==> flow/design.v <==
`timescale 1ns / 1ps
package lascon_pkg;
    localparam int WORD_WIDTH   = 64;    
    localparam int NUM_WORDS    = 5;     
    localparam int STATE_WIDTH  = 320;   
    localparam int TUSER_WIDTH  = 4;     
    typedef logic [WORD_WIDTH-1:0] ascon_word_t;
    typedef logic [STATE_WIDTH-1:0] ascon_state_t;
    typedef logic [3:0] rnd_t;
    typedef enum logic [TUSER_WIDTH-1:0] {
        TUSER_RESERVED = 4'b0000,
        TUSER_KEY      = 4'b0001,  
        TUSER_NONCE    = 4'b0010,  
        TUSER_AD       = 4'b0011,  
        TUSER_PT       = 4'b0100,  
        TUSER_CT       = 4'b0101,  
        TUSER_TAG      = 4'b0110,  
        TUSER_MSG      = 4'b0111,  
        TUSER_Z        = 4'b1000,  
        TUSER_DIGEST   = 4'b1001   
    } axi_tuser_t;
    typedef enum logic [2:0] {
        MODE_AEAD_ENC   = 3'b000,
        MODE_AEAD_DEC   = 3'b001,
        MODE_HASH256    = 3'b010,
        MODE_XOF        = 3'b011,
        MODE_CXOF       = 3'b100
    } lascon_mode_t;
    typedef enum logic [2:0] {
        DATA_IN_AXI_SEL        = 3'b000,
        DATA_IN_AEAD_SEL       = 3'b001,
        DATA_IN_HASH_SEL       = 3'b010,
        DATA_IN_XOR_AXI_SEL    = 3'b011,
        DATA_IN_XOR_AEAD_SEL   = 3'b100,
        DATA_IN_XOR_HASH_SEL   = 3'b101
    } data_sel_t;
    function automatic ascon_word_t swap_bytes(input ascon_word_t data);
        swap_bytes = {data[7:0],   data[15:8],  data[23:16], data[31:24],
                data[39:32], data[47:40], data[55:48], data[63:56]};
    endfunction
endpackage : lascon_pkg
`timescale 1ns / 1ps
import lascon_pkg::*;
module substitution_layer (
    input   lascon_pkg::ascon_state_t   state_array_i,
    output  lascon_pkg::ascon_state_t   state_array_o
);
    genvar j;
    generate
        for (j = 0; j < 64; j++) begin : gen_sbox_loop
            logic x0, x1, x2, x3, x4;
            logic t0, t1, t2, t3, t4;
            logic y0, y1, y2, y3, y4;
            assign x0 = state_array_i[0*64+j] ^ state_array_i[4*64+j];
            assign x1 = state_array_i[1*64+j];
            assign x2 = state_array_i[2*64+j] ^ state_array_i[1*64+j];
            assign x3 = state_array_i[3*64+j];
            assign x4 = state_array_i[4*64+j] ^ state_array_i[3*64+j];
            assign t0 = ~x0;
            assign t1 = ~x1;
            assign t2 = ~x2;
            assign t3 = ~x3;
            assign t4 = ~x4;
            assign y0 = x0 ^ (t1 & x2);
            assign y1 = x1 ^ (t2 & x3);
            assign y2 = x2 ^ (t3 & x4);
            assign y3 = x3 ^ (t4 & x0);
            assign y4 = x4 ^ (t0 & x1);
            assign state_array_o[0*64+j] = y0 ^ y4;
            assign state_array_o[1*64+j] = y1 ^ y0;
            assign state_array_o[2*64+j] = ~y2;
            assign state_array_o[3*64+j] = y3 ^ y2;
            assign state_array_o[4*64+j] = y4;
        end
    endgenerate
endmodule
`timescale 1ns / 1ps
import lascon_pkg::*;
module linear_diffusion_layer(
    input  lascon_pkg::ascon_state_t state_array_i,
    output lascon_pkg::ascon_state_t state_array_o
);
    lascon_pkg::ascon_word_t s0, s1, s2, s3, s4;
    assign s0 = state_array_i[0*64 +: 64];
    assign s1 = state_array_i[1*64 +: 64];
    assign s2 = state_array_i[2*64 +: 64];
    assign s3 = state_array_i[3*64 +: 64];
    assign s4 = state_array_i[4*64 +: 64];
    lascon_pkg::ascon_word_t s0_d, s1_d, s2_d, s3_d, s4_d;
    always_comb begin
        s0_d = s0 ^ ((s0 >> 19) | (s0 << ( 64 - 19))) ^
                    ((s0 >> 28) | (s0 << ( 64 - 28)));
        s1_d = s1 ^ ((s1 >> 61) | (s1 << ( 64 - 61))) ^
                    ((s1 >> 39) | (s1 << ( 64 - 39)));
        s2_d = s2 ^ ((s2 >> 1 ) | (s2 << ( 64 - 1 ))) ^
                    ((s2 >> 6 ) | (s2 << ( 64 - 6 )));
        s3_d = s3 ^ ((s3 >> 10) | (s3 << ( 64 - 10))) ^
                    ((s3 >> 17) | (s3 << ( 64 - 17)));
        s4_d = s4 ^ ((s4 >> 7 ) | (s4 << ( 64 - 7 ))) ^
                    ((s4 >> 41) | (s4 << ( 64 - 41)));
    end
    assign state_array_o[0*64 +: 64] = s0_d;
    assign state_array_o[1*64 +: 64] = s1_d;
    assign state_array_o[2*64 +: 64] = s2_d;
    assign state_array_o[3*64 +: 64] = s3_d;
    assign state_array_o[4*64 +: 64] = s4_d;
endmodule
`timescale 1ns / 1ps
import lascon_pkg::*;
module constant_addition_layer (
    input   lascon_pkg::rnd_t           rnd_i,
    input   lascon_pkg::ascon_state_t   state_array_i,
    output  lascon_pkg::ascon_state_t   state_array_o
);
    (* keep *) logic [7:0] round_const;
    assign round_const = {~rnd_i, rnd_i};
    always_comb begin
        state_array_o = state_array_i;
        state_array_o[2*64 +: 8] = state_array_i[2*64 +: 8] ^ round_const;
    end
endmodule
`timescale 1ns / 1ps
import lascon_pkg::*;
module lascon_core #(
    parameter int LASCON_VARIANT = 0
)(
    input   logic           clk,
    input   logic           rst,
    input   logic           start_perm_i,
    input   logic           round_config_i,
    input   logic [2:0]     word_sel_i,
    input   lascon_pkg::ascon_word_t    data_i,
    input   logic           write_en_i,
    output  lascon_pkg::ascon_word_t    data_o,
    output  logic           ready_o
);
    typedef enum logic [0:0] {
        STATE_IDLE,
        STATE_PERM
    } state_t;
    state_t state, next_state;
    lascon_pkg::rnd_t rnd_cnt;
    lascon_pkg::ascon_state_t state_array;
    lascon_pkg::ascon_state_t addition_state_array_o, substitution_state_array_o, diffusion_state_array_o;
    constant_addition_layer const_add(
        .rnd_i(rnd_cnt),
        .state_array_i(state_array),
        .state_array_o(addition_state_array_o)
    );
    substitution_layer substitution(
        .state_array_i(addition_state_array_o),
        .state_array_o(substitution_state_array_o)
    );
    linear_diffusion_layer diffusion(
        .state_array_i(substitution_state_array_o),
        .state_array_o(diffusion_state_array_o)
    );
    always_ff @(posedge clk or posedge rst) begin
        if (rst) begin
            state <= STATE_IDLE;
        end else begin
            state <= next_state;
        end
    end
    always_comb begin
        next_state = state;
        case(state)
            STATE_IDLE: begin
                if (start_perm_i) begin
                    next_state = STATE_PERM;
                end else begin
                    next_state = STATE_IDLE;
                end
            end
            STATE_PERM: begin
                if (rnd_cnt < 4'd11) begin
                    next_state = STATE_PERM;
                end else begin
                    next_state = STATE_IDLE;
                end
            end
            default: begin
                next_state = STATE_IDLE;
            end
        endcase
    end
    assign ready_o = (state == STATE_IDLE);
    always_ff @(posedge clk) begin
        unique case (state)
            STATE_IDLE: begin
                if (start_perm_i) rnd_cnt <= round_config_i ? 4'd0 : 4'd4;
                if (write_en_i) begin
                    case (word_sel_i)
                        3'd0: state_array[0*64 +: 64] <= data_i;
                        3'd1: state_array[1*64 +: 64] <= data_i;
                        3'd2: state_array[2*64 +: 64] <= data_i;
                        3'd3: state_array[3*64 +: 64] <= data_i;
                        3'd4: state_array[4*64 +: 64] <= data_i;
                        default: ;
                    endcase
                end
            end
            STATE_PERM: begin
                state_array <= diffusion_state_array_o;
                if (rnd_cnt < 4'd11) rnd_cnt <= rnd_cnt + 4'd1;
            end
        endcase
    end
    always_comb begin
        case (word_sel_i)
            3'd0: data_o = state_array[0*64 +: 64];
            3'd1: data_o = state_array[1*64 +: 64];
            3'd2: data_o = state_array[2*64 +: 64];
            3'd3: data_o = state_array[3*64 +: 64];
            3'd4: data_o = state_array[4*64 +: 64];
            default: data_o = 64'd0;
        endcase
    end
endmodule
`timescale 1ns / 1ps
import lascon_pkg::*;
module lascon_padder (
    input  logic          clk,
    input  logic          rst,
    input  lascon_pkg::lascon_mode_t  mode_i,
    input  lascon_pkg::ascon_word_t   s_axis_tdata_i,
    input  logic [7:0]    s_axis_tkeep_i,
    input  lascon_pkg::axi_tuser_t    s_axis_tuser_i,
    input  logic          s_axis_tlast_i,
    input  logic          s_axis_tvalid_i,
    output logic          s_axis_tready_o,
    output lascon_pkg::ascon_word_t         padded_tdata_o,
    output logic [7:0]          padded_tkeep_raw_o,  
    output lascon_pkg::axi_tuser_t          padded_tuser_o,
    output logic                padded_tlast_o,
    output logic                padded_tvalid_o,
    output logic                padded_is_padding_o,  
    input  logic                padded_tready_i
);
    typedef enum logic [1:0] {
        STATE_IDLE_PASS = 2'b00,
        STATE_PAD_WORD1 = 2'b01,  
        STATE_PAD_WORD2 = 2'b10   
    } padder_state_t;
    padder_state_t state, next_state;
    logic word_count_reg, word_count_next;
    logic is_padding_group;
    assign is_padding_group = (s_axis_tuser_i == TUSER_AD ||
                               s_axis_tuser_i == TUSER_PT ||
                               s_axis_tuser_i == TUSER_MSG ||
                               s_axis_tuser_i == TUSER_Z);
    logic is_aead_mode;
    assign is_aead_mode = ((mode_i == MODE_AEAD_ENC) || (mode_i == MODE_AEAD_DEC));
    logic pad_word2_is_80_reg, pad_word2_data_next;
    lascon_pkg::ascon_word_t masked_data;
    lascon_pkg::axi_tuser_t held_tuser_next, held_tuser_reg;
    function automatic lascon_pkg::ascon_word_t apply_padding(
        input lascon_pkg::ascon_word_t data,
        input logic [7:0]  keep
    );
        case (keep)
            8'h00:   apply_padding = {8'h80, 56'h00_00_00_00_00_00_00};
            8'h01:   apply_padding = {data[7:0], 8'h80, 48'h00_00_00_00_00_00};
            8'h03:   apply_padding = {data[7:0], data[15:8], 8'h80, 40'h00_00_00_00_00};
            8'h07:   apply_padding = {data[7:0], data[15:8], data[23:16], 8'h80, 32'h00_00_00_00};
            8'h0F:   apply_padding = {data[7:0], data[15:8], data[23:16], data[31:24], 8'h80, 24'h00_00_00};
            8'h1F:   apply_padding = {data[7:0], data[15:8], data[23:16], data[31:24], data[39:32], 8'h80, 16'h00_00};
            8'h3F:   apply_padding = {data[7:0], data[15:8], data[23:16], data[31:24], data[39:32], data[47:40], 8'h80, 8'h00};
            8'h7F:   apply_padding = {data[7:0], data[15:8], data[23:16], data[31:24], data[39:32], data[47:40], data[55:48], 8'h80};
            default: apply_padding = lascon_pkg::swap_bytes(data);
        endcase
    endfunction
    always_comb begin
        masked_data = lascon_pkg::swap_bytes(s_axis_tdata_i);
        if (s_axis_tvalid_i && is_padding_group && s_axis_tlast_i && (s_axis_tkeep_i != 8'hFF)) begin
            masked_data = apply_padding(s_axis_tdata_i, s_axis_tkeep_i);
        end
    end
    always_ff @(posedge clk or posedge rst) begin
        if (rst) begin
            state              <= STATE_IDLE_PASS;
            held_tuser_reg     <= TUSER_RESERVED;
            pad_word2_is_80_reg <= '0;
            word_count_reg     <= 1'b0;
        end else begin
            state              <= next_state;
            held_tuser_reg     <= held_tuser_next;
            pad_word2_is_80_reg <= pad_word2_data_next;
            word_count_reg     <= word_count_next;
        end
    end
    always_comb begin
        next_state          = state;
        word_count_next     = word_count_reg;
        held_tuser_next     = held_tuser_reg;
        pad_word2_data_next = pad_word2_is_80_reg;
        s_axis_tready_o = padded_tready_i;
        padded_tvalid_o = s_axis_tvalid_i;
        padded_tdata_o  = masked_data;
        padded_tkeep_raw_o = s_axis_tkeep_i;  
        padded_tuser_o  = s_axis_tuser_i;
        padded_tlast_o  = s_axis_tlast_i;  
        padded_is_padding_o = 1'b0;
        case (state)
            STATE_IDLE_PASS: begin
                if (is_padding_group) begin
                    if (s_axis_tvalid_i && s_axis_tlast_i) begin
                        if (s_axis_tkeep_i == 8'hFF) begin
                            padded_tlast_o = 1'b0;
                        end else begin
                            if (is_aead_mode && word_count_reg == 1'b0) padded_tlast_o = 1'b0;
                            else padded_tlast_o = 1'b1;
                        end
                    end
                    if (s_axis_tvalid_i && padded_tready_i) begin
                        if (s_axis_tlast_i) begin
                            held_tuser_next = s_axis_tuser_i;
                             word_count_next = 1'b0;
                            if (s_axis_tkeep_i == 8'hFF) begin
                                if (is_aead_mode) begin
                                    if (word_count_reg == 1'b0) begin
                                        pad_word2_data_next = 1'b1;
                                        next_state          = STATE_PAD_WORD2;
                                    end else begin
                                        pad_word2_data_next = 1'b0;
                                        next_state          = STATE_PAD_WORD1;
                                    end
                                end else begin
                                    pad_word2_data_next = 1'b1;
                                    next_state          = STATE_PAD_WORD2;
                                end
                            end else begin
                                if (is_aead_mode && (word_count_reg == 1'b0)) begin
                                    pad_word2_data_next = 1'b0;
                                    next_state          = STATE_PAD_WORD2;
                                end
                            end
                        end else begin
                            word_count_next = is_aead_mode ? ~word_count_reg : 1'b0;
                        end
                    end
                end
            end
            STATE_PAD_WORD1: begin
                s_axis_tready_o = 1'b0;
                padded_tvalid_o = 1'b1;
                padded_tdata_o  = 64'h8000_0000_0000_0000;
                padded_tkeep_raw_o = 8'h00;  
                padded_tuser_o  = held_tuser_reg;
                padded_tlast_o  = 1'b0;
                padded_is_padding_o = 1'b1;
                if (padded_tready_i) begin
                    next_state = STATE_PAD_WORD2;
                end
            end
           STATE_PAD_WORD2: begin
                s_axis_tready_o = 1'b0;
                padded_tvalid_o = 1'b1;
                padded_tdata_o  = {pad_word2_is_80_reg, 63'b0};
                padded_tkeep_raw_o = 8'h00;  
                padded_tuser_o  = held_tuser_reg;
                padded_tlast_o  = 1'b1;
                padded_is_padding_o = 1'b1;
                if (padded_tready_i) begin
                    next_state      = STATE_IDLE_PASS;
                    word_count_next = 1'b0;
                end
            end
            default: next_state = STATE_IDLE_PASS;
        endcase
    end
endmodule
`timescale 1ns / 1ps
import lascon_pkg::*;
module hash_fsm (
    input  logic           clk,
    input  logic           rst,
    input  lascon_pkg::lascon_mode_t   mode_i,
    input  logic [31:0]    xof_len_i,      
    input  logic           start_i,
    input  logic           abort_i,        
    output logic           busy_o,
    output logic           done_o,
    input  logic           lascon_ready_i,
    output logic           start_perm_o,
    output logic           round_config_o,  
    output logic [2:0]     word_sel_o,
    output lascon_pkg::ascon_word_t    data_o,          
    output logic           write_en_o,
    output lascon_pkg::data_sel_t      core_in_data_sel_o,
    input  lascon_pkg::axi_tuser_t     padded_tuser_i,
    input  logic           padded_tlast_i,
    input  logic           padded_tvalid_i,
    output logic           padded_tready_o,
    output logic [7:0]     m_axis_tkeep_o,
    output lascon_pkg::axi_tuser_t     m_axis_tuser_o,
    output logic           m_axis_tlast_o,
    output logic           m_axis_tvalid_o,
    input  logic           m_axis_tready_i
);
    typedef enum logic [2:0] {
        STATE_IDLE,
        STATE_INIT,
        STATE_PERM_START,
        STATE_PERM_WAIT,
        STATE_ABSORB,
        STATE_SQUEEZE,
        STATE_DONE
    } state_t;
    typedef enum logic {
        PHASE_ABSORB  = 1'b0,
        PHASE_SQUEEZE = 1'b1
    } phase_t;
    state_t state, next_state;
    phase_t phase_reg, next_phase;
    logic [2:0]  word_cnt, next_word_cnt;
    logic [31:0] words_remaining_r, next_words_remaining;
    logic        abort_latch;
    logic [31:0] target_squeeze_words;
    assign target_squeeze_words = (mode_i == MODE_HASH256) ? 32'd4 : ((xof_len_i + 32'd7) >> 3);
    localparam lascon_pkg::ascon_word_t ASCON_HASH_IV_WORD0  = 64'h0000080100cc0002;
    localparam lascon_pkg::ascon_word_t ASCON_XOF_IV_WORD0   = 64'h0000080000cc0003;
    localparam lascon_pkg::ascon_word_t ASCON_CXOF_IV_WORD0  = 64'h0000080000cc0004;
    always_ff @(posedge clk or posedge rst) begin
        if (rst) begin
            state     <= STATE_IDLE;
            phase_reg <= PHASE_ABSORB;
            word_cnt  <= 3'd0;
            words_remaining_r <= 32'd0;
        end else begin
            state     <= next_state;
            phase_reg <= next_phase;
            word_cnt  <= next_word_cnt;
            words_remaining_r <= next_words_remaining;
            if (state == STATE_IDLE) begin
                abort_latch <= 1'b0;
            end else begin
                abort_latch <= abort_latch | abort_i;
            end
        end
    end
    always_comb begin
        next_state           = state;
        next_word_cnt        = word_cnt;
        next_words_remaining = words_remaining_r;
        next_phase           = phase_reg;
        unique case (state)
            STATE_IDLE: begin
                if (start_i) begin
                    next_state           = STATE_INIT;
                    next_phase           = PHASE_ABSORB;
                    next_word_cnt        = 3'd0;
                    next_words_remaining = target_squeeze_words;
                end
            end
            STATE_INIT: begin
                if (word_cnt == 3'd4) begin
                    next_word_cnt = 3'd0;
                    next_state    = STATE_PERM_START;  
                end else begin
                    next_word_cnt = word_cnt + 3'd1;
                end
            end
            STATE_PERM_START: begin
                next_state = STATE_PERM_WAIT;
            end
            STATE_PERM_WAIT: begin
                if (lascon_ready_i) begin
                    if (phase_reg == PHASE_ABSORB) begin
                        next_state = STATE_ABSORB;
                    end else begin
                        next_state = STATE_SQUEEZE;
                    end
                end
            end
            STATE_ABSORB: begin
                if (padded_tvalid_i && padded_tready_o) begin
                    next_state = STATE_PERM_START;  
                    if (padded_tlast_i && padded_tuser_i != TUSER_Z) begin
                        next_phase    = PHASE_SQUEEZE;
                    end else begin
                        next_phase    = PHASE_ABSORB;
                    end
                end
            end
            STATE_SQUEEZE: begin
                if (m_axis_tready_i) begin
                    next_words_remaining = words_remaining_r - 32'd1;
                    if (abort_i || abort_latch || ((mode_i == MODE_HASH256 || xof_len_i > 0) && words_remaining_r == 32'd1)) begin
                        next_state = STATE_DONE;
                    end else begin
                        next_state = STATE_PERM_START;  
                        next_phase = PHASE_SQUEEZE;
                    end
                end
            end
            STATE_DONE: begin
                next_state = STATE_IDLE;
            end
        endcase
    end
    always_comb begin
        busy_o             = 1'b1;
        done_o             = 1'b0;
        start_perm_o       = 1'b0;
        round_config_o     = 1'b1;  
        write_en_o         = 1'b0;
        word_sel_o         = word_cnt[2:0];
        core_in_data_sel_o = DATA_IN_HASH_SEL;  
        padded_tready_o    = 1'b0;
        m_axis_tvalid_o    = 1'b0;
        m_axis_tlast_o     = 1'b0;
        m_axis_tkeep_o     = 8'hFF;
        m_axis_tuser_o     = TUSER_DIGEST;
        data_o             = 64'b0;
        unique case (state)
            STATE_IDLE: begin
                busy_o = 1'b0;
            end
            STATE_INIT: begin
                write_en_o = 1'b1;
                if (word_cnt == 3'd0) begin
                    unique case (mode_i)
                        MODE_XOF:     data_o = ASCON_XOF_IV_WORD0;
                        MODE_CXOF:    data_o = ASCON_CXOF_IV_WORD0;
                        MODE_HASH256: data_o = ASCON_HASH_IV_WORD0;
                        MODE_AEAD_ENC,
                        MODE_AEAD_DEC: data_o = 64'b0;
                    endcase
                end else begin
                    data_o = 64'b0;
                end
            end
            STATE_PERM_START: begin
                start_perm_o = 1'b1;  
            end
            STATE_PERM_WAIT: begin
            end
            STATE_ABSORB: begin
                padded_tready_o = 1'b1;
                if (padded_tvalid_i) begin
                    write_en_o         = 1'b1;
                    word_sel_o         = 3'd0;  
                    core_in_data_sel_o = DATA_IN_XOR_AXI_SEL;
                end
            end
            STATE_SQUEEZE: begin
                m_axis_tvalid_o = 1'b1;
                word_sel_o      = 3'd0;  
                m_axis_tlast_o = (abort_i || abort_latch || ((mode_i == MODE_HASH256 || xof_len_i > 0) && (words_remaining_r == 32'd1)));
            end
            STATE_DONE: begin
                done_o = 1'b1;
            end
        endcase
    end
endmodule
`timescale 1ns / 1ps
import lascon_pkg::*;
module aead_fsm(
    input logic                 clk,
    input logic                 rst,
    input lascon_pkg::lascon_mode_t         mode_i,   
    input logic                 start_i,
    output logic                busy_o,
    output logic                done_o,
    output logic                tag_fail_o,  
    input  logic                lascon_ready_i,
    input  lascon_pkg::ascon_word_t         core_data_i,    
    output logic                start_perm_o,
    output logic                round_config_o,
    output logic     [2:0]      word_sel_o,   
    output lascon_pkg::ascon_word_t         data_o,
    output logic                write_en_o,
    output lascon_pkg::data_sel_t           in_data_sel_o,   
    input lascon_pkg::ascon_word_t          padded_tdata_i,   
    input logic [7:0]           padded_tkeep_raw_i,  
    input lascon_pkg::axi_tuser_t           padded_tuser_i,   
    input logic                 padded_tlast_i,   
    input logic                 padded_tvalid_i,  
    input logic                 padded_is_padding_i,  
    output logic                padded_tready_o,
    output lascon_pkg::ascon_word_t         m_axis_tdata_o,
    output logic [7:0]          m_axis_tkeep_o,
    output lascon_pkg::axi_tuser_t          m_axis_tuser_o,
    output logic                m_axis_tlast_o,
    output logic                m_axis_tvalid_o,
    input  logic                m_axis_tready_i
);
    localparam lascon_pkg::ascon_word_t AEAD128_IV = 64'h00001000808c0001;  
    localparam lascon_pkg::ascon_word_t DSEP = 64'h0000000000000001;  
    localparam logic ROUND_PA = 1'b1;   
    localparam logic ROUND_PB = 1'b0;   
    typedef enum logic [3:0] {
        ST_IDLE     = 4'd0,
        ST_INIT     = 4'd1,
        ST_PERM     = 4'd2,
        ST_AD       = 4'd3,
        ST_PT_IN    = 4'd4,
        ST_CT_IN    = 4'd5,
        ST_CT_PAD_0 = 4'd6,  
        ST_TAG_INIT = 4'd7,
        ST_ENC_TAG  = 4'd8,
        ST_DEC_TAG  = 4'd9,
        ST_VERIFY   = 4'd10,
        ST_DONE     = 4'd11
    } state_t;
    typedef enum logic [2:0] {
        CTX_INIT   = 3'd0,  
        CTX_AD     = 3'd1,  
        CTX_DATA   = 3'd2,  
        CTX_CT_PAD = 3'd3,  
        CTX_FINAL  = 3'd4   
    } perm_ctx_t;
    state_t    state_r;
    perm_ctx_t perm_ctx_r;
    logic [2:0] shared_cnt_r;
    logic        perm_started_r;
    logic        post_perm_active_r;
    logic    ad_word_r;
    logic    ad_last_seen_r;
    logic    dat_word_r;
    lascon_pkg::ascon_word_t shared_key_tag_r[2];
    logic tag_ok_r;
    function automatic logic [63:0] tkeep_to_mask(input logic [7:0] tkeep);
        logic [63:0] mask;
        mask[63:56] = tkeep[0] ? 8'hFF : 8'h00;
        mask[55:48] = tkeep[1] ? 8'hFF : 8'h00;
        mask[47:40] = tkeep[2] ? 8'hFF : 8'h00;
        mask[39:32] = tkeep[3] ? 8'hFF : 8'h00;
        mask[31:24] = tkeep[4] ? 8'hFF : 8'h00;
        mask[23:16] = tkeep[5] ? 8'hFF : 8'h00;
        mask[15:8]  = tkeep[6] ? 8'hFF : 8'h00;
        mask[7:0]   = tkeep[7] ? 8'hFF : 8'h00;
        tkeep_to_mask = mask;
    endfunction
    function automatic logic [63:0] get_padding_bit(input logic [7:0] tkeep);
        logic [63:0] pad;
        pad = 64'h0;
        casex (tkeep)
            8'bxxxx_xxx0: pad[63] = 1'b1;
            8'bxxxx_xx01: pad[55] = 1'b1;
            8'bxxxx_x011: pad[47] = 1'b1;
            8'bxxxx_0111: pad[39] = 1'b1;
            8'bxxx0_1111: pad[31] = 1'b1;
            8'bxx01_1111: pad[23] = 1'b1;
            8'bx011_1111: pad[15] = 1'b1;
            8'b0111_1111: pad[7]  = 1'b1;
            default:      pad = 64'h0;
        endcase
        get_padding_bit = pad;
    endfunction
    logic is_enc;
    assign is_enc = (mode_i == MODE_AEAD_ENC);
    logic perm_done;
    assign perm_done = perm_started_r && lascon_ready_i;
    logic phs;
    assign phs = padded_tvalid_i && padded_tready_o;
    logic [1:0] pp_max;
    always_comb begin
        case (perm_ctx_r)
            CTX_INIT:   pp_max = 2'd1;
            CTX_AD:     pp_max = 2'd0;
            CTX_DATA:   pp_max = 2'd0;
            CTX_CT_PAD: pp_max = 2'd0;
            CTX_FINAL:  pp_max = 2'd1;
            default:    pp_max = 2'd0;
        endcase
    end
    logic pp_done;
    assign pp_done = post_perm_active_r && (shared_cnt_r == {1'b0, pp_max});
    logic needs_post_perm;
    assign needs_post_perm =    (perm_ctx_r == CTX_INIT)  ||
                                (perm_ctx_r == CTX_FINAL)  ||
                                (perm_ctx_r == CTX_AD && ad_last_seen_r) ||
                                (perm_ctx_r == CTX_CT_PAD);
    state_t next_state;
    always_ff @(posedge clk or posedge rst) begin
        if(rst) state_r <= ST_IDLE;
        else begin
            state_r <= next_state;
        end
    end
    logic init_ack;
    assign init_ack =   (state_r == ST_INIT) &&
                        ((shared_cnt_r == 3'd0 && lascon_ready_i) ||
                        ((shared_cnt_r <= 3'd2) && padded_tvalid_i && padded_tuser_i == TUSER_KEY && padded_tready_o) ||
                        ((shared_cnt_r >= 3'd3 && shared_cnt_r <= 3'd4) && padded_tvalid_i && padded_tuser_i == TUSER_NONCE && padded_tready_o));
    logic ad_word_valid;
    assign ad_word_valid = (state_r == ST_AD && padded_tvalid_i && padded_tuser_i == TUSER_AD && padded_tready_o);
    logic pt_word_valid;
    assign pt_word_valid = (state_r == ST_PT_IN && padded_tvalid_i && padded_tready_o);
    logic ct_word_valid;
    assign ct_word_valid = (state_r == ST_CT_IN && padded_tvalid_i && padded_tready_o);
    always_comb begin
        next_state = state_r;
        case (state_r)
            ST_IDLE: begin
                if (start_i) next_state = ST_INIT;
            end
            ST_INIT: begin
                if (shared_cnt_r == 3'd4 && init_ack) begin
                    next_state = ST_PERM;
                end else begin
                    next_state = ST_INIT;
                end
            end
            ST_PERM: begin
                if ((perm_done && !needs_post_perm) || (post_perm_active_r && pp_done)) begin
                    case (perm_ctx_r)
                        CTX_INIT : next_state = ST_AD;
                        CTX_AD   : next_state = ad_last_seen_r ? (is_enc ? ST_PT_IN : ST_CT_IN) : ST_AD;
                        CTX_DATA : next_state = is_enc ? ST_PT_IN : ST_CT_IN;
                        CTX_CT_PAD: next_state = ST_TAG_INIT;
                        CTX_FINAL: next_state = is_enc ? ST_ENC_TAG : ST_DEC_TAG;
                        default  : next_state = ST_DONE;
                    endcase
                end else begin
                    next_state = ST_PERM;
                end
            end
            ST_AD: begin
                if (padded_tvalid_i && padded_tuser_i != TUSER_AD) begin
                    next_state = is_enc ? ST_PT_IN : ST_CT_IN;
                end else if (ad_word_valid && (padded_tlast_i || ad_word_r == 1'b1)) begin
                    next_state = ST_PERM;
                end else begin
                    next_state = ST_AD;
                end
            end
            ST_PT_IN: begin
                if (pt_word_valid) begin
                    if (padded_tlast_i) next_state = ST_TAG_INIT;
                    else if (dat_word_r == 1'b1) next_state = ST_PERM;
                    else next_state = ST_PT_IN;
                end else begin
                    next_state = ST_PT_IN;
                end
            end
            ST_CT_IN: begin
                if (ct_word_valid) begin
                    if (padded_tlast_i) begin
                        if (padded_tkeep_raw_i == 8'hFF) begin
                            if (dat_word_r == 1'b1) next_state = ST_PERM;
                            else next_state = ST_CT_PAD_0;
                        end else begin
                            next_state = ST_TAG_INIT;
                        end
                    end
                    else if (dat_word_r == 1'b1) next_state = ST_PERM;
                    else next_state = ST_CT_IN;
                end else begin
                    next_state = ST_CT_IN;
                end
            end
            ST_CT_PAD_0: begin
                next_state = ST_TAG_INIT;
            end
            ST_TAG_INIT: begin
                if (shared_cnt_r == 3'd2) begin
                    next_state = ST_PERM;
                end else begin
                    next_state = ST_TAG_INIT;
                end
            end
            ST_ENC_TAG: begin
                if (m_axis_tvalid_o && m_axis_tready_i && shared_cnt_r == 3'd1) begin
                    next_state = ST_DONE;
                end else begin
                    next_state = ST_ENC_TAG;
                end
            end
            ST_DEC_TAG: begin
                if (shared_cnt_r == 3'd1 && padded_tvalid_i && padded_tready_o && padded_tuser_i == TUSER_TAG) begin
                    next_state = ST_VERIFY;
                end else begin
                    next_state = ST_DEC_TAG;
                end
            end
            ST_VERIFY: begin
                if (shared_cnt_r == 3'd2) next_state = ST_DONE;
                else next_state = ST_VERIFY;
            end
            ST_DONE: begin
                if (!start_i) next_state = ST_IDLE;
                else next_state = ST_DONE;
            end
            default: next_state = ST_IDLE;
        endcase
    end
    logic [63:0] ct_mask;
    logic [63:0] pad_bit;
    assign ct_mask = tkeep_to_mask(padded_tkeep_raw_i);
    assign pad_bit = get_padding_bit(padded_tkeep_raw_i);
    always_comb begin
        busy_o             = 1'b1;
        done_o             = 1'b0;
        tag_fail_o         = 1'b0;
        start_perm_o       = 1'b0;
        round_config_o     = ROUND_PB;
        word_sel_o         = 3'd0;
        data_o             = 64'd0;
        write_en_o         = 1'b0;
        in_data_sel_o      = DATA_IN_AXI_SEL;
        padded_tready_o    = 1'b0;
        m_axis_tdata_o  = 64'd0;
        m_axis_tkeep_o  = 8'd0;
        m_axis_tuser_o  = TUSER_RESERVED;
        m_axis_tlast_o  = 1'b0;
        m_axis_tvalid_o = 1'b0;
        case (state_r)
            ST_IDLE: begin
                busy_o = 1'b0;
            end
            ST_INIT: begin
                if (shared_cnt_r == 3'd0) begin
                    write_en_o     = lascon_ready_i;
                    in_data_sel_o  = DATA_IN_AEAD_SEL;
                    word_sel_o     = 3'd0;
                    data_o         = AEAD128_IV;
                end else if (shared_cnt_r <= 3'd2) begin
                    padded_tready_o = 1'b1;
                    if (padded_tvalid_i && padded_tuser_i == TUSER_KEY) begin
                        write_en_o     = 1'b1;
                        in_data_sel_o  = DATA_IN_AXI_SEL;
                        word_sel_o     = shared_cnt_r[2:0];
                    end
                end else begin
                    padded_tready_o = 1'b1;
                    if (padded_tvalid_i && padded_tuser_i == TUSER_NONCE) begin
                        write_en_o     = 1'b1;
                        in_data_sel_o  = DATA_IN_AXI_SEL;
                        word_sel_o     = shared_cnt_r[2:0];
                    end
                end
            end
            ST_PERM: begin
                if (!perm_started_r && !post_perm_active_r) begin
                    start_perm_o   = 1'b1;
                    round_config_o = (perm_ctx_r == CTX_INIT || perm_ctx_r == CTX_FINAL)
                                        ? ROUND_PA : ROUND_PB;
                end else if (post_perm_active_r) begin
                    write_en_o    = 1'b1;
                    in_data_sel_o = DATA_IN_XOR_AEAD_SEL;
                    case (perm_ctx_r)
                        CTX_INIT, CTX_FINAL: begin
                            word_sel_o = (shared_cnt_r == 3'd0) ? 3'd3 : 3'd4;
                            data_o     = (shared_cnt_r == 3'd0) ? shared_key_tag_r[0] : shared_key_tag_r[1];
                        end
                        CTX_AD: begin
                            word_sel_o = 3'd4;
                            data_o     = DSEP;
                        end
                        CTX_CT_PAD: begin
                            word_sel_o = 3'd0;
                            data_o     = 64'h80000000_00000000;
                        end
                        CTX_DATA: ;  
                        default: ;
                    endcase
                end
            end
            ST_AD: begin
                padded_tready_o = 1'b1;
                if (padded_tvalid_i && padded_tuser_i != TUSER_AD) begin
                    padded_tready_o = 1'b0;
                    write_en_o    = 1'b1;
                    in_data_sel_o = DATA_IN_XOR_AEAD_SEL;
                    word_sel_o    = 3'd4;
                    data_o        = DSEP;
                end else if (padded_tvalid_i && padded_tuser_i == TUSER_AD) begin
                    write_en_o    = 1'b1;
                    in_data_sel_o = DATA_IN_XOR_AXI_SEL;
                    word_sel_o    = {2'b00, ad_word_r};  
                end
            end
            ST_PT_IN: begin
                padded_tready_o = padded_is_padding_i ? 1'b1 : m_axis_tready_i;
                if (padded_tvalid_i && padded_tready_o) begin
                    write_en_o      = 1'b1;
                    in_data_sel_o   = DATA_IN_XOR_AXI_SEL;
                    word_sel_o      = {2'b00, dat_word_r};
                    m_axis_tdata_o  = core_data_i ^ padded_tdata_i;
                    m_axis_tvalid_o = ~padded_is_padding_i;
                    m_axis_tkeep_o  = padded_tkeep_raw_i;  
                    m_axis_tuser_o  = TUSER_CT;
                    m_axis_tlast_o  = padded_tlast_i;
                end
            end
            ST_CT_IN: begin
                padded_tready_o = m_axis_tready_i;
                if (padded_tvalid_i && m_axis_tready_i) begin
                    write_en_o      = 1'b1;
                    in_data_sel_o   = DATA_IN_AEAD_SEL;  
                    word_sel_o      = {2'b00, dat_word_r};
                    data_o          = (padded_tdata_i & ct_mask) | ((core_data_i ^ pad_bit) & ~ct_mask);
                    m_axis_tdata_o  = core_data_i ^ padded_tdata_i;
                    m_axis_tvalid_o = 1'b1;
                    m_axis_tkeep_o  = padded_tkeep_raw_i;
                    m_axis_tuser_o  = TUSER_PT;
                    m_axis_tlast_o  = padded_tlast_i;
                end
            end
            ST_CT_PAD_0: begin
                write_en_o    = 1'b1;
                in_data_sel_o = DATA_IN_XOR_AEAD_SEL;
                word_sel_o    = 3'd1;
                data_o        = 64'h80000000_00000000;
            end
            ST_TAG_INIT: begin
                if (shared_cnt_r < 3'd2) begin
                    write_en_o    = 1'b1;
                    in_data_sel_o = DATA_IN_XOR_AEAD_SEL;
                    word_sel_o    = (shared_cnt_r == 3'd0) ? 3'd3 : 3'd4;
                    data_o        = (shared_cnt_r == 3'd0) ? shared_key_tag_r[0] : shared_key_tag_r[1];
                end
            end
            ST_ENC_TAG: begin
                m_axis_tvalid_o = 1'b1;
                m_axis_tkeep_o  = 8'hFF;
                m_axis_tuser_o  = TUSER_TAG;
                m_axis_tlast_o  = (shared_cnt_r == 3'd1);
                word_sel_o      = (shared_cnt_r == 3'd0) ? 3'd3 : 3'd4;
                m_axis_tdata_o  = core_data_i;
            end
            ST_DEC_TAG: begin
                padded_tready_o = 1'b1;
            end
            ST_VERIFY: begin
                word_sel_o = (shared_cnt_r == 3'd0) ? 3'd3 : 3'd4;
            end
            ST_DONE: begin
                busy_o     = 1'b0;
                done_o     = 1'b1;
                tag_fail_o = (is_enc ? 1'b0 : ~tag_ok_r);
            end
            default: ;
        endcase
    end
    always_ff @(posedge clk or posedge rst) begin
        if (rst) begin
            perm_ctx_r         <= CTX_INIT;
            shared_cnt_r       <= 3'd0;
            perm_started_r     <= 1'b0;
            post_perm_active_r <= 1'b0;
            ad_word_r          <= 1'b0;
            ad_last_seen_r     <= 1'b0;
            dat_word_r         <= 1'b0;
            shared_key_tag_r[0]<= 64'd0;
            shared_key_tag_r[1]<= 64'd0;
            tag_ok_r           <= 1'b1;
        end else begin
            case (state_r)
                ST_IDLE: begin
                    if (start_i) begin
                        shared_cnt_r       <= 3'd0;
                        perm_ctx_r         <= CTX_INIT;
                        ad_word_r          <= 1'b0;
                        ad_last_seen_r     <= 1'b0;
                        dat_word_r         <= 1'b0;
                        tag_ok_r           <= 1'b1;
                        perm_started_r     <= 1'b0;
                        post_perm_active_r <= 1'b0;
                    end
                end
            ST_INIT: begin
                    case (shared_cnt_r)
                        3'd0: begin
                            if (lascon_ready_i) shared_cnt_r <= 3'd1;
                        end
                        3'd1: begin
                            if (phs && padded_tuser_i == TUSER_KEY) begin
                                shared_key_tag_r[0] <= padded_tdata_i;  
                                shared_cnt_r <= 3'd2;
                            end
                        end
                        3'd2: begin
                            if (phs && padded_tuser_i == TUSER_KEY) begin
                                shared_key_tag_r[1] <= padded_tdata_i;  
                                shared_cnt_r <= 3'd3;
                            end
                        end
                        3'd3: begin
                            if (phs && padded_tuser_i == TUSER_NONCE)
                                shared_cnt_r <= 3'd4;
                        end
                        3'd4: begin
                            if (init_ack) shared_cnt_r <= 3'd0;
                        end
                        default: ;
                    endcase
                end
                ST_PERM: begin
                    if (!perm_started_r && !post_perm_active_r)
                        perm_started_r <= 1'b1;
                    if (perm_done) begin
                        perm_started_r <= 1'b0;
                        if (needs_post_perm) begin
                            post_perm_active_r <= 1'b1;
                            shared_cnt_r <= 3'd0;
                        end
                    end
                    if (post_perm_active_r) begin
                        if (pp_done) begin
                            post_perm_active_r <= 1'b0;
                            shared_cnt_r <= 3'd0;
                        end else begin
                            shared_cnt_r <= shared_cnt_r + 3'd1;
                        end
                    end
                end
                ST_AD: begin
                    if (padded_tvalid_i && padded_tuser_i != TUSER_AD) begin
                        ad_last_seen_r <= 1'b1;
                    end else if (phs && padded_tuser_i == TUSER_AD) begin
                        if (padded_tlast_i) begin
                            ad_last_seen_r <= 1'b1;
                            perm_ctx_r     <= CTX_AD;  
                            ad_word_r      <= 1'b0;
                        end else if (ad_word_r == 1'b1) begin
                            perm_ctx_r <= CTX_AD;
                            ad_word_r  <= 1'b0;
                        end else begin
                            ad_word_r <= 1'b1;  
                        end
                    end
                end
                ST_PT_IN: begin
                    if (phs) begin
                        if (padded_tlast_i) begin
                            dat_word_r      <= 1'b0;
                        end else if (dat_word_r == 1'b1) begin
                            perm_ctx_r <= CTX_DATA;
                            dat_word_r <= 1'b0;
                        end else begin
                            dat_word_r <= 1'b1;
                        end
                    end
                end
                ST_CT_IN: begin
                    if (phs) begin
                        if (padded_tlast_i) begin
                            dat_word_r      <= 1'b0;
                            if (padded_tkeep_raw_i == 8'hFF && dat_word_r == 1'b1) begin
                                perm_ctx_r <= CTX_CT_PAD;
                            end
                        end else if (dat_word_r == 1'b1) begin
                            perm_ctx_r <= CTX_DATA;
                            dat_word_r <= 1'b0;
                        end else begin
                            dat_word_r <= 1'b1;
                        end
                    end
                end
                ST_TAG_INIT: begin
                    if (shared_cnt_r < 3'd2)
                        shared_cnt_r <= shared_cnt_r + 3'd1;
                    if (shared_cnt_r == 3'd1)
                        perm_ctx_r <= CTX_FINAL;
                    if (shared_cnt_r == 3'd2)
                        shared_cnt_r <= 3'd0;
                end
                ST_ENC_TAG: begin
                    if (m_axis_tvalid_o && m_axis_tready_i) begin
                        if (shared_cnt_r == 3'd1) shared_cnt_r <= 3'd0;
                        else shared_cnt_r <= shared_cnt_r + 3'd1;
                    end
                end
                ST_DEC_TAG: begin
                    if (phs && padded_tuser_i == TUSER_TAG) begin
                        shared_key_tag_r[shared_cnt_r[0]] <= padded_tdata_i;
                        if (shared_cnt_r == 3'd1) shared_cnt_r <= 3'd0;
                        else shared_cnt_r <= shared_cnt_r + 3'd1;
                    end
                end
                ST_VERIFY: begin
                    case (shared_cnt_r)
                        3'd0: begin
                            if (core_data_i != shared_key_tag_r[0]) tag_ok_r <= 1'b0;
                            shared_cnt_r <= 3'd1;
                        end
                        3'd1: begin
                            if (core_data_i != shared_key_tag_r[1]) tag_ok_r <= 1'b0;
                            shared_cnt_r <= 3'd2;
                        end
                        default: ;  
                    endcase
                end
                ST_CT_PAD_0,
                ST_DONE: begin
                end
                default: ;
            endcase
            end
        end
endmodule
`timescale 1ns / 1ps
import lascon_pkg::*;
module lascon_top #(
    parameter int LASCON_VARIANT = 0
)(
    input  logic                                clk,
    input  logic                                rst,
    input  logic [2:0]                          mode_i,      
    input  logic [31:0]                         xof_len_i,   
    input  logic                                start_i,     
    input  logic                                abort_i,     
    output logic                                busy_o,      
    output logic                                done_o,      
    output logic                                tag_fail_o,  
    input  logic [63:0]                         s_axis_tdata,   
    input  logic [7:0]                          s_axis_tkeep,   
    input  logic [3:0]                          s_axis_tuser,   
    input  logic                                s_axis_tlast,   
    input  logic                                s_axis_tvalid,  
    output logic                                s_axis_tready,  
    output logic [63:0]                         m_axis_tdata,   
    output logic [7:0]                          m_axis_tkeep,   
    output logic [3:0]                          m_axis_tuser,   
    output logic                                m_axis_tlast,   
    output logic                                m_axis_tvalid,  
    input  logic                                m_axis_tready   
);
    logic           is_aead_mode;
    assign is_aead_mode = (mode_i == lascon_pkg::MODE_AEAD_ENC) || (mode_i == lascon_pkg::MODE_AEAD_DEC);
    logic           core_start_perm_i;
    logic           core_round_config_i;
    logic   [2:0]   core_word_sel_i;
    lascon_pkg::ascon_word_t    core_data_i;
    logic           core_write_en_i;
    lascon_pkg::ascon_word_t    core_data_o;
    logic           core_ready_o;
    lascon_pkg::data_sel_t      core_in_data_sel;
    logic           aead_write_en, hash_write_en;
    logic [2:0]     aead_word_sel, hash_word_sel;
    logic           aead_start_perm, hash_start_perm;
    logic           aead_round_config, hash_round_config;
    lascon_pkg::ascon_word_t    aead_data_o, hash_data_o;
    lascon_pkg::data_sel_t      aead_in_data_sel, hash_in_data_sel;
    lascon_pkg::ascon_word_t    padded_tdata;
    lascon_pkg::axi_tuser_t     padded_tuser;
    logic           padded_tlast;
    logic           padded_tvalid;
    logic           padded_is_padding;
    logic [7:0]     padded_tkeep_raw;
    logic           padded_tready;  
    logic           aead_busy, aead_done, aead_tag_fail;
    logic           aead_s_axis_tready;
    logic [63:0]    aead_m_axis_tdata;
    logic [7:0]     aead_m_axis_tkeep;
    lascon_pkg::axi_tuser_t     aead_m_axis_tuser;
    logic           aead_m_axis_tlast;
    logic           aead_m_axis_tvalid;
    logic           hash_busy, hash_done;
    logic           hash_s_axis_tready;
    logic [63:0]    hash_m_axis_tdata;
    logic [7:0]     hash_m_axis_tkeep;
    lascon_pkg::axi_tuser_t     hash_m_axis_tuser;
    logic           hash_m_axis_tlast;
    logic           hash_m_axis_tvalid;
    lascon_padder u_padder (
        .clk            (clk),
        .rst            (rst),
        .mode_i         (lascon_pkg::lascon_mode_t'(mode_i)),
        .s_axis_tdata_i     (s_axis_tdata),
        .s_axis_tkeep_i     (s_axis_tkeep),
        .s_axis_tuser_i     (lascon_pkg::axi_tuser_t'(s_axis_tuser)),
        .s_axis_tlast_i     (s_axis_tlast),
        .s_axis_tvalid_i    (s_axis_tvalid),
        .s_axis_tready_o    (s_axis_tready),  
        .padded_tdata_o     (padded_tdata),
        .padded_tuser_o     (padded_tuser),
        .padded_tlast_o     (padded_tlast),
        .padded_tvalid_o    (padded_tvalid),
        .padded_is_padding_o(padded_is_padding),
        .padded_tkeep_raw_o (padded_tkeep_raw),
        .padded_tready_i    (padded_tready)   
    );
    always_comb begin
        if (mode_i == MODE_AEAD_ENC || mode_i == MODE_AEAD_DEC) begin
            core_start_perm_i   = aead_start_perm;
            core_round_config_i = aead_round_config;
            core_word_sel_i     = aead_word_sel;
            core_write_en_i     = aead_write_en;
            core_in_data_sel    = aead_in_data_sel;
            padded_tready       = aead_s_axis_tready;
            m_axis_tdata        = aead_m_axis_tvalid ? lascon_pkg::swap_bytes(aead_m_axis_tdata) : 64'b0;
            m_axis_tvalid       = aead_m_axis_tvalid;
            m_axis_tlast        = aead_m_axis_tlast;
            m_axis_tuser        = aead_m_axis_tuser;
            m_axis_tkeep        = aead_m_axis_tkeep;
        end else begin
            core_start_perm_i   = hash_start_perm;
            core_round_config_i = hash_round_config;
            core_word_sel_i     = hash_word_sel;
            core_write_en_i     = hash_write_en;
            core_in_data_sel    = hash_in_data_sel;
            padded_tready       = hash_s_axis_tready;
            m_axis_tdata        = hash_m_axis_tvalid ? lascon_pkg::swap_bytes(core_data_o) : 64'b0;
            m_axis_tvalid       = hash_m_axis_tvalid;
            m_axis_tlast        = hash_m_axis_tlast;
            m_axis_tuser        = hash_m_axis_tuser;
            m_axis_tkeep        = hash_m_axis_tkeep;
        end
    end
    aead_fsm u_aead_fsm (
        .clk             (clk),
        .rst             (rst),
        .mode_i          (lascon_pkg::lascon_mode_t'(mode_i)),
        .start_i         (start_i && is_aead_mode),  
        .busy_o          (aead_busy),          
        .done_o          (aead_done),          
        .tag_fail_o      (aead_tag_fail),      
        .lascon_ready_i  (core_ready_o),
        .start_perm_o    (aead_start_perm),
        .round_config_o  (aead_round_config),
        .word_sel_o      (aead_word_sel),
        .data_o          (aead_data_o),
        .write_en_o      (aead_write_en),
        .in_data_sel_o   (aead_in_data_sel),
        .core_data_i     (core_data_o),        
        .padded_tdata_i  (padded_tdata),      
        .padded_tuser_i  (padded_tuser),      
        .padded_tlast_i  (padded_tlast),      
        .padded_tvalid_i (padded_tvalid),     
        .padded_is_padding_i(padded_is_padding),  
        .padded_tkeep_raw_i (padded_tkeep_raw),   
        .padded_tready_o (aead_s_axis_tready),  
        .m_axis_tdata_o  (aead_m_axis_tdata),   
        .m_axis_tkeep_o  (aead_m_axis_tkeep),   
        .m_axis_tuser_o  (aead_m_axis_tuser),   
        .m_axis_tlast_o  (aead_m_axis_tlast),   
        .m_axis_tvalid_o (aead_m_axis_tvalid),  
        .m_axis_tready_i (m_axis_tready)        
    );
    hash_fsm u_hash_fsm (
        .clk                    (clk),
        .rst                    (rst),
        .mode_i                 (lascon_pkg::lascon_mode_t'(mode_i)),
        .xof_len_i              (xof_len_i),          
        .start_i                (start_i && !is_aead_mode),  
        .abort_i                (abort_i),            
        .busy_o                 (hash_busy),          
        .done_o                 (hash_done),          
        .lascon_ready_i         (core_ready_o),
        .start_perm_o           (hash_start_perm),
        .round_config_o         (hash_round_config),
        .word_sel_o             (hash_word_sel),
        .data_o                 (hash_data_o),        
        .write_en_o             (hash_write_en),
        .core_in_data_sel_o     (hash_in_data_sel),
        .padded_tuser_i         (padded_tuser),      
        .padded_tlast_i         (padded_tlast),      
        .padded_tvalid_i        (padded_tvalid),
        .padded_tready_o        (hash_s_axis_tready),
        .m_axis_tkeep_o         (hash_m_axis_tkeep),   
        .m_axis_tuser_o         (hash_m_axis_tuser),   
        .m_axis_tlast_o         (hash_m_axis_tlast),   
        .m_axis_tvalid_o        (hash_m_axis_tvalid),  
        .m_axis_tready_i        (m_axis_tready)        
    );
    lascon_core #(
        .LASCON_VARIANT(LASCON_VARIANT)
    ) u_core (
        .clk            (clk),
        .rst            (rst),
        .start_perm_i   (core_start_perm_i),
        .round_config_i (core_round_config_i),
        .word_sel_i     (core_word_sel_i),
        .data_i         (core_data_i),
        .write_en_i     (core_write_en_i),
        .data_o         (core_data_o),
        .ready_o        (core_ready_o)
    );
    always_comb begin
        case(core_in_data_sel)
            DATA_IN_AEAD_SEL     : core_data_i = aead_data_o;
            DATA_IN_HASH_SEL     : core_data_i = hash_data_o;
            DATA_IN_AXI_SEL      : core_data_i = padded_tdata;
            DATA_IN_XOR_AXI_SEL  : core_data_i = core_data_o ^ padded_tdata;
            DATA_IN_XOR_AEAD_SEL : core_data_i = core_data_o ^ aead_data_o;
            DATA_IN_XOR_HASH_SEL : core_data_i = core_data_o ^ hash_data_o;
            default              : core_data_i = 64'd0;
        endcase
    end
    always_comb begin
        if (mode_i == MODE_AEAD_ENC || mode_i == MODE_AEAD_DEC) begin
            busy_o     = aead_busy;
            done_o     = aead_done;
            tag_fail_o = aead_tag_fail;
        end else begin
            busy_o     = hash_busy;
            done_o     = hash_done;
            tag_fail_o = 1'b0;  
        end
    end
endmodule
Hand-over note for lascon_top

-- Reports on lascon_top
Tool output for the design above before and after an edit, in the order of the flow.
"unedited" refers to lines of the RTL above, "edited" to lines of the edited file.
"difference": "edited" minus "unedited" as printed here.
The mark n/a stands for no value.
- top: lascon_top
- clock port: clk
- cell library: sky130hd
- timing corner: tt_025C_1v80

-- Edit of the RTL
Unified diff, file above to edited file.
This change comes from a script, not from a designer; no optimisation was intended.
begin of diff
@@ -1,5 +1,5 @@
 `timescale 1ns / 1ps
 package lascon_pkg;
-    localparam int WORD_WIDTH   = 64;    
+    localparam int WORD_WIDTH   = 128;    
     localparam int NUM_WORDS    = 5;     
     localparam int STATE_WIDTH  = 320;   
end of diff

-- Word level
Yosys after proc, flatten, opt, wreduce and memory -nomap, before mapping. Print and check cells are not counted.
- cells by class (item ; unedited ; edited ; difference):
    equality and inequality tests ; 124 ; 124 ; 0
    add/sub/neg operators ; 5 ; 5 ; 0
    reduce/logical cells ; 130 ; 130 ; 0
    multiplexer cells ; 286 ; 286 ; 0
    order comparisons ; 6 ; 6 ; 0
    bitwise logic cells ; 1446 ; 1446 ; 0
- operator list (kind ; unedited ; edited ; difference):
    64-bit 2-to-1 mux ; 29 ; 21 ; -8
    128-bit 2-to-1 mux ; 0 ; 8 ; +8
    64-bit case mux with 2-bit select ; 9 ; 6 ; -3
    128-bit case mux with 2-bit select ; 0 ; 3 ; +3
    64-bit inequality test ; 2 ; 0 ; -2
    64-bit by 128-bit inequality test with 1-bit output ; 0 ; 2 ; +2
    1-bit bitwise XOR ; 704 ; 704 ; 0
    1-bit inverter ; 391 ; 391 ; 0
    1-bit AND ; 320 ; 320 ; 0
    1-bit 2-to-1 mux ; 100 ; 100 ; 0
    3-bit 2-to-1 mux ; 57 ; 57 ; 0
    1-bit logical AND ; 52 ; 52 ; 0
    2-bit inequality test (second input constant) ; 23 ; 23 ; 0
    1-bit case mux with 2-bit select ; 15 ; 15 ; 0
    1-bit logical OR ; 14 ; 14 ; 0
    2-bit 2-to-1 mux ; 14 ; 14 ; 0
    4-bit 2-to-1 mux ; 14 ; 14 ; 0
    64-bit bitwise XOR ; 14 ; 14 ; 0
    3-bit by 2-bit equality test with 1-bit output (second input constant) ; 13 ; 13 ; 0
    8-bit 2-to-1 mux ; 12 ; 12 ; 0
    2-bit by 1-bit inequality test with 1-bit output (second input constant) ; 11 ; 11 ; 0
    3-bit equality test (second input constant) ; 10 ; 10 ; 0
    3-bit inequality test (second input constant) ; 10 ; 10 ; 0
    4-bit by 3-bit equality test with 1-bit output (second input constant) ; 8 ; 8 ; 0
    2-bit AND reduction ; 8 ; 8 ; 0
    3-bit logical NOT ; 7 ; 7 ; 0
    3-bit by 1-bit equality test with 1-bit output (second input constant) ; 6 ; 6 ; 0
    3-bit by 1-bit inequality test with 1-bit output (second input constant) ; 6 ; 6 ; 0
Not every row of either side is listed.
- word-level totals (item ; unedited ; edited ; difference):
    output and inout port bits ; 82 ; 82 ; 0
    elaborated cells ; 2024 ; 2024 ; 0
    register bits after elaboration ; 517 ; 645 ; +128

-- Longest topological paths
Yosys ltp: most cells in a row. Word level: on the elaborated netlist, between registers, memories and ports. Mapped: between sequential cells and ports; inverters and the memories' decode and read muxes count.
- logic depth (item ; unedited ; edited ; difference):
    depth after elaboration ; 22 ; 22 ; 0
    ABC_AREA ; 0 ; 0 ; n/a
    mapped depth ; 21 ; 20 ; -1

-- Synthesis result
The flow's flattened synthesis, as Yosys stat reports it; memories are mapped. The netlist is that of the ABC_AREA named above (0 if unset); the other value can give another one.
- synthesis totals (item ; unedited ; edited ; difference):
    cell area after synthesis (mm²) ; 0.0492535 ; 0.0493473 ; +0.0000938
    mapped flip-flops ; 532 ; 532 ; 0
    buffer cells ; 333 ; 326 ; -7
    cells in the netlist ; 5841 ; 5878 ; +37
    sequential part of the area (mm²) ; 0.0149456 ; 0.0149456 ; 0.0000000
- cell types (cell type ; unedited ; edited ; difference):
    sky130_fd_sc_hd__a21o_1 ; 48 ; 160 ; +112
    sky130_fd_sc_hd__xnor2_1 ; 915 ; 831 ; -84
    sky130_fd_sc_hd__nor2_1 ; 245 ; 327 ; +82
    sky130_fd_sc_hd__xor2_1 ; 419 ; 499 ; +80
    sky130_fd_sc_hd__o22ai_1 ; 62 ; 122 ; +60
    sky130_fd_sc_hd__o21ai_0 ; 507 ; 566 ; +59
    sky130_fd_sc_hd__a21oi_1 ; 508 ; 454 ; -54
    sky130_fd_sc_hd__a21boi_0 ; 61 ; 8 ; -53
    sky130_fd_sc_hd__and3_1 ; 82 ; 38 ; -44
    sky130_fd_sc_hd__nand2_1 ; 619 ; 662 ; +43
    sky130_fd_sc_hd__nand3_1 ; 185 ; 150 ; -35
    sky130_fd_sc_hd__inv_1 ; 224 ; 198 ; -26
    sky130_fd_sc_hd__nand4_1 ; 50 ; 30 ; -20
    sky130_fd_sc_hd__nor4_1 ; 43 ; 23 ; -20
    sky130_fd_sc_hd__mux2i_1 ; 93 ; 79 ; -14
    sky130_fd_sc_hd__a211o_1 ; 5 ; 18 ; +13
    sky130_fd_sc_hd__a31oi_1 ; 47 ; 35 ; -12
    sky130_fd_sc_hd__nor3_1 ; 72 ; 61 ; -11
Not every row of either side is listed.
By module: a second synthesis without flattening, with its own total; a netlist apart from the flattened one above.
- second synthesis, totals (item ; unedited ; edited ; difference):
    cell total of the unflattened synthesis ; 5738 ; 7336 ; +1598
    area (unflattened synthesis) (mm²) ; 0.05609 ; 0.0708505 ; +0.0147605
Rows give one instance, submodules left out.
- by module, unedited (module ; cells ; area (mm²) ; instances):
    lascon_core #(LASCON_VARIANT=0) ; 1329 ; 0.0149531 ; 1
    aead_fsm ; 1264 ; 0.0114222 ; 1
    substitution_layer ; 1239 ; 0.0094716 ; 1
    linear_diffusion_layer ; 320 ; 0.0076899 ; 1
    lascon_top ; 546 ; 0.0047195 ; 1
    hash_fsm ; 504 ; 0.0039563 ; 1
    constant_addition_layer ; 328 ; 0.0024574 ; 1
    lascon_padder ; 208 ; 0.0014201 ; 1
- by module, edited (module ; cells ; area (mm²) ; instances):
    aead_fsm ; 2246 ; 0.0208475 ; 1
    lascon_core #(LASCON_VARIANT=0) ; 1394 ; 0.0154373 ; 1
    substitution_layer ; 1239 ; 0.0094716 ; 1
    lascon_top ; 975 ; 0.0084118 ; 1
    linear_diffusion_layer ; 320 ; 0.0076899 ; 1
    hash_fsm ; 556 ; 0.004448 ; 1
    constant_addition_layer ; 328 ; 0.0024574 ; 1
    lascon_padder ; 278 ; 0.002087 ; 1

-- Worst setup path after synthesis
OpenSTA on the mapped netlist: ideal clock, no wires. The path of least setup slack (recovery checks aside). Input and output delay are each 20% of the period. Register names are those of the netlist, which keeps one name where synthesis merged equal registers.
- path after synthesis (item ; unedited ; edited ; difference):
    path kind ; input -> register ; input -> register ; n/a
    start point ; input s_axis_tvalid ; input s_axis_tuser[2] ; n/a
    end point ; register u_core.state_array[100] ; register u_core.state_array[0] ; n/a
    setup time (ps) ; 583 ; 584 ; +1
    data required time (ps) ; 6417 ; 6416 ; -1
    stages on the path ; 9 ; 11 ; +2
    slack (ps) ; -1400 ; -1990 ; -590
    path delay (ps) ; 7000 ; 7590 ; +590
    arrival (ps) ; 7817 ; 8406 ; +589
    period (ps) ; 7000 ; 7000 ; 0
    launch time at the first pin (ps) ; 1400 ; 1400 ; 0
    synthesis period reached (ps) ; 8400 ; 8990 ; +590
"path delay" = arrival - input delay + setup time.
"stages on the path": output pins that drive a net of the path, with the launching flip-flop's if there is one; two outputs of one cell count as two.
"synthesis period reached" is the clock period less the worst setup slack; recovery checks do not enter. This is arithmetic on one report: input and output delays are still those of the set period (20% each).
The rows between start and end are the longest chain of elaborated cells between them; the timing report does not say that the signal goes this way. Where chains are equally long, one stands for them.
Each line given opens the expression or statement behind the cell; cells for indexed reads and writes are added by Yosys, which also makes memories of some case tables.
unedited: The path ends at the enable pin of a flip-flop; only ways to that pin are counted.
On the way, after synthesis, unedited:
- path through: sky130_fd_sc_hd__clkbuf_1 > sky130_fd_sc_hd__nor4_1 > sky130_fd_sc_hd__o31a_1 > sky130_fd_sc_hd__and2_1 > sky130_fd_sc_hd__clkbuf_1 > sky130_fd_sc_hd__nor4_4 > sky130_fd_sc_hd__buf_4 > sky130_fd_sc_hd__nand2_1 > sky130_fd_sc_hd__a21boi_0
- length of the longest elaborated chain: 10
- elaborated cells between the ends (all ways) at 35
- those cells by class: eq/ne (3); mux (25); reduce/logical (7)
- ends and longest elaborated chain, after synthesis, unedited (item ; RTL line ; text):
    from (decl) ; 1115 ; input  logic                                s_axis_tvalid,
    1-bit 2-to-1 mux ; 304 ; case (state)
    1-bit logical AND ; 830 ; if (padded_tvalid_i && padded_tuser_i == TUSER_NONCE) begin
    3-bit 2-to-1 mux ; 830 ;
    3-bit 2-to-1 mux ; 821 ; end else if (shared_cnt_r <= 3'd2) begin
    3-bit 2-to-1 mux ; 816 ; if (shared_cnt_r == 3'd0) begin
    3-bit case mux with 8-bit select ; 811 ; case (state_r)
    3-bit 2-to-1 mux ; 1180 ; if (mode_i == MODE_AEAD_ENC || mode_i == MODE_AEAD_DEC) begin
    3-bit by 1-bit equality test with 1-bit output ; 210 ; case (word_sel_i)
    2-bit inequality test ; n/a ;
    2-bit AND reduction ; n/a ;
    to (assign) ; 195 ; 3'd1: state_array[1*64 +: 64] <= data_i;
    to (assign) ; 204 ; state_array <= diffusion_state_array_o;
    to (decl) ; 143 ; lascon_pkg::ascon_state_t state_array;
edited: The path ends at the enable pin of a flip-flop; only ways to that pin are counted.
On the way, after synthesis, edited:
- path through: sky130_fd_sc_hd__or4_4 > sky130_fd_sc_hd__o21ai_2 > sky130_fd_sc_hd__a21boi_1 > sky130_fd_sc_hd__o31a_1 > sky130_fd_sc_hd__buf_2 > sky130_fd_sc_hd__nor2_2 > sky130_fd_sc_hd__buf_2 > sky130_fd_sc_hd__buf_2 > sky130_fd_sc_hd__buf_2 > sky130_fd_sc_hd__nand2_1 > sky130_fd_sc_hd__a21boi_0
- length of the longest elaborated chain: 11
- elaborated cells between the ends (all ways) at 29
- those cells by class: eq/ne (6); mux (17); reduce/logical (6)
- ends and longest elaborated chain, after synthesis, edited (item ; RTL line ; text):
    from (decl) ; 1113 ; input  logic [3:0]                          s_axis_tuser,
    4-bit 2-to-1 mux ; 304 ; case (state)
    4-bit by 2-bit equality test with 1-bit output ; 830 ; if (padded_tvalid_i && padded_tuser_i == TUSER_NONCE) begin
    1-bit logical AND ; 830 ;
    3-bit 2-to-1 mux ; 830 ;
    3-bit 2-to-1 mux ; 821 ; end else if (shared_cnt_r <= 3'd2) begin
    3-bit 2-to-1 mux ; 816 ; if (shared_cnt_r == 3'd0) begin
    3-bit case mux with 8-bit select ; 811 ; case (state_r)
    3-bit 2-to-1 mux ; 1180 ; if (mode_i == MODE_AEAD_ENC || mode_i == MODE_AEAD_DEC) begin
    3-bit logical NOT ; 210 ; case (word_sel_i)
    2-bit inequality test ; n/a ;
    2-bit AND reduction ; n/a ;
    to (assign) ; 194 ; 3'd0: state_array[0*64 +: 64] <= data_i;
    to (assign) ; 204 ; state_array <= diffusion_state_array_o;
    to (decl) ; 143 ; lascon_pkg::ascon_state_t state_array;

-- Path in the finished layout
From the final timing report of each run of pair A: the path of least setup slack in the routed layout; clock arrival at registers is part of the times.
The report prints the path's times to 10 ps; the period is as set.
- path post-layout (item ; unedited ; edited ; difference):
    path kind ; input -> output ; input -> output ; n/a
    start point ; input mode_i[2] ; input s_axis_tuser[1] ; n/a
    end point ; output m_axis_tdata[57] ; output m_axis_tdata[19] ; n/a
    period (ps) ; 7000 ; 7000 ; 0
    output delay (ps) ; 1400 ; 1400 ; 0
    data required time (ps) ; 5600 ; 5600 ; 0
    arrival (ps) ; 5290 ; 5350 ; +60
    launch time at the first pin (ps) ; 1400 ; 1400 ; 0
    stages on the path ; 16 ; 22 ; +6
    slack (ps) ; 310 ; 250 ; -60
The rows between start and end are the longest chain of elaborated cells between them; the timing report does not say that the signal goes this way. Where chains are equally long, one stands for them.
On the way, post-layout, unedited:
- path through: sky130_fd_sc_hd__clkdlybuf4s50_1 > sky130_fd_sc_hd__nor2_2 > sky130_fd_sc_hd__inv_2 > sky130_fd_sc_hd__buf_4 > sky130_fd_sc_hd__o31a_1 > sky130_fd_sc_hd__nand2_1 > sky130_fd_sc_hd__o21ai_4 > sky130_fd_sc_hd__buf_4 > sky130_fd_sc_hd__nor4_4 > sky130_fd_sc_hd__o21ai_0 > sky130_fd_sc_hd__nand3_1 > sky130_fd_sc_hd__buf_4 > sky130_fd_sc_hd__xnor2_1 > sky130_fd_sc_hd__a22oi_1 > sky130_fd_sc_hd__o21ai_1 > sky130_fd_sc_hd__clkdlybuf4s50_1
- length of the longest elaborated chain: 10
- elaborated cells between the ends (all ways) at 17
- those cells by class: eq/ne (5); mux (8); logic (1); reduce/logical (3)
- ends and longest elaborated chain, post-layout, unedited (item ; RTL line ; text):
    from (decl) ; 1104 ; input  logic [2:0]                          mode_i,
    3-bit logical NOT ; 1180 ; if (mode_i == MODE_AEAD_ENC || mode_i == MODE_AEAD_DEC) begin
    1-bit logical OR ; 1180 ;
    3-bit 2-to-1 mux ; 1180 ;
    3-bit equality test ; 210 ; case (word_sel_i)
    64-bit case mux with 5-bit select ; 210 ;
    64-bit bitwise XOR ; 897 ; m_axis_tdata_o  = core_data_i ^ padded_tdata_i;
    64-bit 2-to-1 mux ; 892 ; if (padded_tvalid_i && m_axis_tready_i) begin
    64-bit case mux with 3-bit select ; 811 ; case (state_r)
    64-bit 2-to-1 mux ; 1187 ; m_axis_tdata        = aead_m_axis_tvalid ? lascon_pkg::swap_bytes(aead_m_axis_tdata) : 64'b0;
    64-bit 2-to-1 mux ; 1180 ;
    to (decl) ; 1117 ; output logic [63:0]                         m_axis_tdata,
On the way, post-layout, edited:
- path through: sky130_fd_sc_hd__clkdlybuf4s50_1 > sky130_fd_sc_hd__buf_4 > sky130_fd_sc_hd__nand3b_1 > sky130_fd_sc_hd__o22ai_4 > sky130_fd_sc_hd__buf_6 > sky130_fd_sc_hd__a32o_2 > sky130_fd_sc_hd__buf_6 > sky130_fd_sc_hd__o31ai_4 > sky130_fd_sc_hd__buf_12 > sky130_fd_sc_hd__buf_12 > sky130_fd_sc_hd__buf_8 > sky130_fd_sc_hd__a22oi_2 > sky130_fd_sc_hd__buf_12 > sky130_fd_sc_hd__buf_4 > sky130_fd_sc_hd__a221oi_2 > sky130_fd_sc_hd__o211a_1 > sky130_fd_sc_hd__buf_6 > sky130_fd_sc_hd__nor2_1 > sky130_fd_sc_hd__a21oi_1 > sky130_fd_sc_hd__o22ai_1 > sky130_fd_sc_hd__buf_4 > sky130_fd_sc_hd__dlygate4sd2_1
- length of the longest elaborated chain: 15
- elaborated cells between the ends (all ways) at 42
- those cells by class: eq/ne (12); mux (18); logic (1); reduce/logical (11)
- ends and longest elaborated chain, post-layout, edited (item ; RTL line ; text):
    from (decl) ; 1113 ; input  logic [3:0]                          s_axis_tuser,
    4-bit 2-to-1 mux ; 304 ; case (state)
    4-bit by 2-bit equality test with 1-bit output ; 830 ; if (padded_tvalid_i && padded_tuser_i == TUSER_NONCE) begin
    1-bit logical AND ; 830 ;
    3-bit 2-to-1 mux ; 830 ;
    3-bit 2-to-1 mux ; 821 ; end else if (shared_cnt_r <= 3'd2) begin
    3-bit 2-to-1 mux ; 816 ; if (shared_cnt_r == 3'd0) begin
    3-bit case mux with 8-bit select ; 811 ; case (state_r)
    3-bit 2-to-1 mux ; 1180 ; if (mode_i == MODE_AEAD_ENC || mode_i == MODE_AEAD_DEC) begin
    3-bit equality test ; 210 ; case (word_sel_i)
    64-bit case mux with 5-bit select ; 210 ;
    64-bit bitwise XOR ; 897 ; m_axis_tdata_o  = core_data_i ^ padded_tdata_i;
    64-bit 2-to-1 mux ; 892 ; if (padded_tvalid_i && m_axis_tready_i) begin
    64-bit case mux with 3-bit select ; 811 ;
    64-bit 2-to-1 mux ; 1187 ; m_axis_tdata        = aead_m_axis_tvalid ? lascon_pkg::swap_bytes(aead_m_axis_tdata) : 64'b0;
    64-bit 2-to-1 mux ; 1180 ;
    to (decl) ; 1117 ; output logic [63:0]                         m_axis_tdata,

-- Flow runs
Both versions went through the flow (Yosys, OpenROAD) with the same settings in each pair. Constraints: input delay and output delay 20% of the set period each, output load 0.01 pF.
Settings, pair A:
- SETUP_SLACK_MARGIN at 0.3
- period_ns: 7.0
- CAP_MARGIN at 20
- CORE_MARGIN: 2
- noted CORE_UTILIZATION: 40
- noted SLEW_MARGIN: 20
- final reports, pair A (item ; unedited ; edited ; difference):
    post-layout utilization (%) ; 48.9 ; 50.8 ; +1.9
    standard-cell area after layout (mm²) ; 0.0597223 ; 0.0619632 ; +0.0022409
    total negative setup slack (ps) ; 0 ; 0 ; 0
    worst setup slack after layout (ps) ; 307 ; 250 ; -57
    synthesis area (mm²) ; 0.0492535 ; 0.0493473 ; +0.0000938
    worst hold slack (ps) ; 481 ; 462 ; -19
    die footprint (mm²) ; 0.125929 ; 0.126167 ; +0.000238
    achieved period (ps) ; 6693 ; 6750 ; +57
Settings, pair B:
- CORE_ASPECT_RATIO: 1.78
- noted CORE_UTILIZATION: 34
- CTS_CLUSTER_DIAMETER: 142
- MIN_ROUTING_LAYER: met1
- period_ns: 6.64
- CAP_MARGIN at 20
- CORE_MARGIN: 2
- noted SLEW_MARGIN: 20
- final reports, pair B (item ; unedited ; edited ; difference):
    post-layout utilization (%) ; 43.0 ; 43.8 ; +0.8
    standard-cell area after layout (mm²) ; 0.0619194 ; 0.0631806 ; +0.0012612
    total negative setup slack (ps) ; 0 ; -146 ; -146
    worst setup slack after layout (ps) ; 24 ; -85 ; -109
    synthesis area (mm²) ; 0.0492535 ; 0.0493473 ; +0.0000938
    worst hold slack (ps) ; 491 ; 462 ; -29
    die footprint (mm²) ; 0.148017 ; 0.148295 ; +0.000278
    achieved period (ps) ; 6616 ; 6725 ; +109
By "achieved period" is meant the clock period of the run minus its worst setup slack. This is arithmetic on one report: input and output delays are still those of the set period (20% each).

End of note.
